==> flow/design.v <==
 module ADDER_TREE#(parameter DATA_IN_WIDTH = 8,DATA_OUT_WIDTH = 16)
							(clk,rst_n,ena,data_in1,data_in2,data_out,done,	pipe
							);
 input clk,rst_n,ena;
 input [DATA_IN_WIDTH - 1:0] data_in1,data_in2;
 output [DATA_OUT_WIDTH:0] data_out;
 output done;
 reg signed done;
 reg signed [DATA_OUT_WIDTH:0] data_out;
output [6:0] pipe;
reg signed [6:0] pipe;
wire data_in2_b0,data_in2_b1,data_in2_b2,data_in2_b3,data_in2_b4,data_in2_b5,data_in2_b6,data_in2_b7;
wire [DATA_IN_WIDTH - 1:0] M_wire0,M_wire1,M_wire2,M_wire3,M_wire4,M_wire5,M_wire6,M_wire7;
reg signed  [DATA_IN_WIDTH - 1:0] M_reg0,M_reg1,M_reg2,M_reg3,M_reg4,M_reg5,M_reg6,M_reg7;
reg signed  [DATA_IN_WIDTH:0] M_reg_ls1_0,M_reg_ls1_1,M_reg_ls1_2,M_reg_ls1_3,M_reg_ls1_4,M_reg_ls1_5,M_reg_ls1_6,M_reg_ls1_7;
reg signed  [DATA_IN_WIDTH + 1:0] Adder_reg1_0,Adder_reg1_1,Adder_reg1_2,Adder_reg1_3;
reg signed  [DATA_IN_WIDTH + 3:0] Adder_reg1_ls2_0,Adder_reg1_ls2_1,Adder_reg1_ls2_2,Adder_reg1_ls2_3,Adder_reg2_0,Adder_reg2_1;
reg signed  [DATA_IN_WIDTH + DATA_IN_WIDTH - 1:0] Adder_reg2_ls4_0,Adder_reg2_ls4_1;
reg signed  [DATA_IN_WIDTH + DATA_IN_WIDTH - 1:0] Adder_reg3_1;
assign data_in2_b0 = data_in2[0];
assign data_in2_b1 = data_in2[1];
assign data_in2_b2 = data_in2[2];
assign data_in2_b3 = data_in2[3];
assign data_in2_b4 = data_in2[4];
assign data_in2_b5 = data_in2[5];
assign data_in2_b6 = data_in2[6];
assign data_in2_b7 = data_in2[7];
assign M_wire0 = data_in2_b0 ? data_in1 : 0;
assign M_wire1 = data_in2_b1 ? data_in1 : 0;
assign M_wire2 = data_in2_b2 ? data_in1 : 0;
assign M_wire3 = data_in2_b3 ? data_in1 : 0;
assign M_wire4 = data_in2_b4 ? data_in1 : 0;
assign M_wire5 = data_in2_b5 ? data_in1 : 0;
assign M_wire6 = data_in2_b6 ? data_in1 : 0;
assign M_wire7 = data_in2_b7 ? data_in1 : 0;
always @(posedge clk or negedge rst_n)
  begin
    if(!rst_n)
	   begin
		   M_reg0 <= 0;
			M_reg1 <= 0;
			M_reg2 <= 0;
			M_reg3 <= 0;
			M_reg4 <= 0;
			M_reg5 <= 0;
			M_reg6 <= 0;
			M_reg7 <= 0;
			pipe[0] <= 0;
		end
	 else
	   begin
		  if(ena)
		    begin
			   M_reg0 <= M_wire0;
				M_reg1 <= M_wire1;
				M_reg2 <= M_wire2;
				M_reg3 <= M_wire3;
				M_reg4 <= M_wire4;
				M_reg5 <= M_wire5;
				M_reg6 <= M_wire6;
				M_reg7 <= M_wire7;
				pipe[0] <= 1;
			 end
		end
  end
always @(posedge clk or negedge rst_n)
  begin
    if(!rst_n)
	   begin
		   M_reg_ls1_0 <= 0;
			M_reg_ls1_1 <= 0;
			M_reg_ls1_2 <= 0;
			M_reg_ls1_3 <= 0;
			M_reg_ls1_4 <= 0;
			M_reg_ls1_5 <= 0;
			M_reg_ls1_6 <= 0;
			M_reg_ls1_7 <= 0;
			pipe[1] <= 0;
		end
	 else
	   begin
		  if(pipe[0])
		    begin
			   M_reg_ls1_0 <= M_reg0;
				M_reg_ls1_1 <= {M_reg1[7:0],1'b0};
				M_reg_ls1_2 <= M_reg2;
				M_reg_ls1_3 <= {M_reg3[7:0],1'b0};
				M_reg_ls1_4 <= M_reg4;
				M_reg_ls1_5 <= {M_reg5[7:0],1'b0};
				M_reg_ls1_6 <= M_reg6;
				M_reg_ls1_7 <= {M_reg7[7:0],1'b0};
				pipe[1] <= 1;
			 end
		end
  end
always @(posedge clk or negedge rst_n)
  begin
    if(!rst_n)
	   begin
		   Adder_reg1_0 <= 0;
			Adder_reg1_1 <= 0;
			Adder_reg1_2 <= 0;
			Adder_reg1_3 <= 0;
			pipe[2] <= 0;
		end
	 else
	   begin
		  if(pipe[1])
		    begin
			   Adder_reg1_0 <= M_reg_ls1_0 + M_reg_ls1_1;
				Adder_reg1_1 <= M_reg_ls1_2 + M_reg_ls1_3;
				Adder_reg1_2 <= M_reg_ls1_4 + M_reg_ls1_5;
				Adder_reg1_3 <= M_reg_ls1_6 + M_reg_ls1_7;
				pipe[2] <= 1;
			 end
		end
  end
always @(posedge clk or negedge rst_n)
  begin
    if(!rst_n)
	   begin
		   Adder_reg1_ls2_0 <= 0;
			Adder_reg1_ls2_1 <= 0;
			Adder_reg1_ls2_2 <= 0;
			Adder_reg1_ls2_3 <= 0;
			pipe[3] <= 0;
		end
	 else
	   begin
		  if(pipe[2])
		    begin
			   Adder_reg1_ls2_0 <= Adder_reg1_0;
				Adder_reg1_ls2_1 <= {Adder_reg1_1[9:0],2'b0};
				Adder_reg1_ls2_2 <= Adder_reg1_2;
				Adder_reg1_ls2_3 <= {Adder_reg1_3[9:0],2'b0};
				pipe[3] <= 1;
			 end
		end
  end
 always @(posedge clk or negedge rst_n)
  begin
    if(!rst_n)
	   begin
		   Adder_reg2_0 <= 0;
			Adder_reg2_1 <= 0;
			pipe[4] <= 0;
		end
	 else
	   begin
		  if(pipe[3])
		    begin
			   Adder_reg2_0 <= Adder_reg1_ls2_0 + Adder_reg1_ls2_1;
				Adder_reg2_1 <= Adder_reg1_ls2_2 + Adder_reg1_ls2_3;
				pipe[4] <= 1;
			 end
		end
  end
  always @(posedge clk or negedge rst_n)
  begin
    if(!rst_n)
	   begin
		   Adder_reg2_ls4_0 <= 0;
		   Adder_reg2_ls4_1 <= 0;
			pipe[5] <= 0;
		end
	 else
	   begin
		  if(pipe[4])
		    begin
				Adder_reg2_ls4_0 <= Adder_reg2_0;
				Adder_reg2_ls4_1 <= {Adder_reg2_1[11:0],4'b0};
				pipe[5] <= 1;
			 end
		end
  end
 always @(posedge clk or negedge rst_n)
  begin
    if(!rst_n)
	   begin
		   Adder_reg3_1 <= 0;
			pipe[6] <= 0;
		end
	 else
	   begin
		  if(pipe[5])
		    begin
			   Adder_reg3_1 <= Adder_reg2_ls4_0 + Adder_reg2_ls4_1;
				pipe[6] <= 1;
			 end
		end
  end
always @(posedge clk or negedge rst_n)
  begin
    if(!rst_n)
	   begin
		  data_out <= 0;
		  done <= 0; 
		end
	 else
	   begin
		  if(pipe[6])
		    begin
			  data_out <= Adder_reg3_1;
			  done <= 1'b1;
			 end
		end
  end
 endmodule 
# Tool chain data of ADDER_TREE

Tool output for the design above, in the order of the flow.
Line numbers count from 1 in the design file above.
Operators: Yosys type, input widths -> output width; for muxes data width and select width s.
Cell names lack the library's common part.
A cell with -- has no value.

Design top: ADDER_TREE
Clock port: clk
Cell library: sky130hd
Corner: tt_025C_1v80

# After elaboration

Source: Yosys, flattened and elaborated, memories not mapped. Widths are those after wreduce; folded enables and synchronous resets count as part of the registers. Registers that Yosys merges into a memory's read port (data or address) are not register bits. Print and check cells do not count. Equal cells are merged and count once.

Flip-flop bits (word level): 296
Bits in latches: 0
RAM bits: 0
Bits in read-only memories: 0
Clocked read ports x word width: 0
Memories kept: 0
Bits of input ports: 19
Output and inout bits: 25
Cells after elaboration: 53

Add/sub/neg operators: 7
$mul: 0
Div/mod/pow operators: 0
Order comparisons: 0
Eq/ne operators: 0
Shifts and indexed selects: 0
Muxes and demuxes: 8
Bitwise logic cells: 0
Reduce/logical cells: 0

Operator list:

| kind           | count |
| $mux 8         | 8 |
| $add 8x9->10   | 4 |
| $add 10x12->12 | 2 |
| $add 12x16->16 | 1 |

# Depth

Longest topological path by Yosys (ltp), each cell counted once; first at word level (registers and memories cut), then after technology mapping (sequential cells cut; the memories' decode and read muxes count).

Depth in word-level cells: 1
ABC_AREA: 0
Gate-level depth with buffers: 8
Mapped depth without buffers: 8

# Netlist

Source: synth_stat.txt of the flow (Yosys; design flattened, memories mapped). It holds for the ABC_AREA given above (unset counts as 0); a run with the other value may have another netlist.
Totals and module areas in this step are rounded.

Cells by type:

| cell     | count | total area (sq um) |
| dfrtp_1  | 296   | 7.41E+03 |
| mux2_2   | 187   | 2,105.77 |
| ha_1     | 61    | 763.232 |
| o21ai_0  | 99    | 495.475 |
| nand3_1  | 67    | 335.322 |
| inv_1    | 78    | 292.781 |
| xnor2_1  | 24    | 210.202 |
| a21oi_1  | 37    | 185.178 |
| nor2_1   | 39    | 146.39 |
| clkbuf_1 | 38    | 142.637 |
| fa_1     | 7     | 140.134 |
| a21o_1   | 16    | 120.115 |
| nand2_1  | 27    | 101.347 |
| nor2b_1  | 13    | 81.328 |
| a211oi_1 | 10    | 75.072 |
| buf_2    | 14    | 70.067 |
| xor2_1   | 8     | 70.067 |
| o31ai_1  | 8     | 60.058 |

Not listed: further types 32, cells in them 95.

Cell count: 1,124
Synthesis area: 13,500 sq um
Sequential area: 7,410 sq um
Flip-flop cells: 296
Buffers: 60

# Worst setup path after synthesis

Path of least setup slack by OpenSTA after synthesis, without wires, with an ideal clock, recovery checks aside; 20% of the period is set as input and as output delay. Where synthesis merged equal registers, the netlist keeps one of their names.

Path type: register -> register
Start: reg M_reg_ls1_2[1]
End: reg Adder_reg1_1[7]
Clock period: 4,000 ps
Library setup time: 120 ps
Time at the first pin: 0 ps
Arrival time: 1,947 ps
Required time: 3,880 ps
Slack: 1,933 ps
Path delay: 2,067 ps
Stages: 8
Path buffers: 0
Period reached after synthesis: 2,067 ps

"path delay" = arrival - input delay + setup time.
"stages": output pins that drive a net of the path, with the launching flip-flop's if there is one; two outputs of one cell count as two.
"period reached after synthesis" = period - worst setup slack (recovery checks aside). The figure is calculated, with input and output delays left at 20% of the set period.
The rows between start and end are the longest chain of elaborated cells between them; the timing report does not say that the signal goes this way. Where chains are equally long, one stands for them.
A line is the first line of the expression or statement that the cell stems from. Yosys adds cells for indexed reads and writes and turns some case tables into memories.

Cells stage by stage: dfrtp_1 -> ha_1 -> fa_1 -> a21oi_1 -> o21ai_0 -> o21ai_0 -> or3b_1 -> a31o_2
Cells in the longest elaborated chain: 1
Elaborated cells between the ends (all ways): 1
Source lines of those cells: 1
Those cells by class: add/sub (1)

RTL lines, path after synthesis:

| what               | RTL line | text |
| start: declaration | 15       | `reg signed  [DATA_IN_WIDTH:0] M_reg_ls1_0,M_reg_ls1_1,M_reg_ls1_2,M_reg_ls1_3,M_reg_ls1_4,M_reg_ls1_5,M_reg_ls ...` |
| start: assignment  | 72       | `M_reg_ls1_2 <= 0;` |
| start: assignment  | 86       | `M_reg_ls1_2 <= M_reg2;` |
| $add 8x9->10       | 111      | `Adder_reg1_1 <= M_reg_ls1_2 + M_reg_ls1_3;` |
| end: assignment    | 101      | `Adder_reg1_1 <= 0;` |
| end: assignment    | 111      |  |
| end: declaration   | 16       | `reg signed  [DATA_IN_WIDTH + 1:0] Adder_reg1_0,Adder_reg1_1,Adder_reg1_2,Adder_reg1_3;` |

# Timing after layout

From the final timing report of run 1: the path of least setup slack in the routed layout; clock arrival at registers is part of the times.
The report prints the path's times to 10 ps; the period is as set.

Path type: register -> output
Start: reg pipe[4]
End: out pipe[4]
Clock period: 4,370 ps
Output delay: 870 ps
Time at the first pin: 530 ps
Arrival time: 2,250 ps
Required time: 3,500 ps
Slack: 1,250 ps
Stages: 2
Path buffers: 1

Cells stage by stage: dfrtp_1 -> clkdlybuf4s50_1
Cells in the longest elaborated chain: 0
Elaborated cells between the ends (all ways): 0
Source lines of those cells: 0

RTL lines, path after layout:

| what               | RTL line | text |
| start: declaration | 10       | `output [6:0] pipe;` |
| start: assignment  | 146      | `pipe[4] <= 0;` |
| start: assignment  | 154      | `pipe[4] <= 1;` |
| end: declaration   | 10       |  |

Below are 2 stored runs of the flow (Yosys, OpenROAD; platform sky130hd) on ADDER_TREE, each with its settings and what was measured, unordered. Constraints: input delay and output delay 20% of the set period each, output load 0.01 pF.
"time on the worst setup path" means the part of the period allowed to the worst setup path (the constraints hold back 20% at inputs and 20% at outputs) less its slack; where the path has registers, the arrival times of their clocks count too.
By "total power after layout" is meant OpenSTA's value without simulated activity: inputs other than the clock are taken to toggle once in ten clock periods, and the tool carries that through the logic.
"time on the worst setup path" is known to 10 ps.
Measured values are rounded.
A setting shown as -- is not set for that run.

| item                                      | run 1              | run 2                |
| CORE_MARGIN                               | 7                  | 8                    |
| CORE_UTILIZATION                          | 40                 | 47                   |
| CTS_CLUSTER_DIAMETER                      | 243                | --                   |
| SETUP_SLACK_MARGIN                        | -0.08              | --                   |
| TNS_END_PERCENT                           | 90                 | --                   |
| period_ns                                 | 4.37               | 2.18                 |
| CAP_MARGIN                                | 20                 | 20                   |
| SLEW_MARGIN                               | 20                 | 5                    |
| CELL_PAD_IN_SITES_DETAIL_PLACEMENT        | --                 | 2                    |
| CTS_CLUSTER_SIZE                          | --                 | 30                   |
| GPL_ROUTABILITY_DRIVEN                    | --                 | 1                    |
| HOLD_SLACK_MARGIN                         | --                 | 0.04                 |
| PLACE_DENSITY                             | --                 | 0.7                  |
| chip area after synthesis (Yosys) (sq um) | 13,500             | 13,500               |
| die outline area (sq um)                  | 39,100             | 34,500               |
| utilization of the finished layout (%)    | 46.0               | 56.8                 |
| worst setup slack after layout (ps)       | 1,250              | -307                 |
| total power after layout (µW)             | 8,260              | 20,000               |
| time on the worst setup path (ps)         | 2,250              | 2,490                |
| critical path kind                        | register -> output | register -> register |
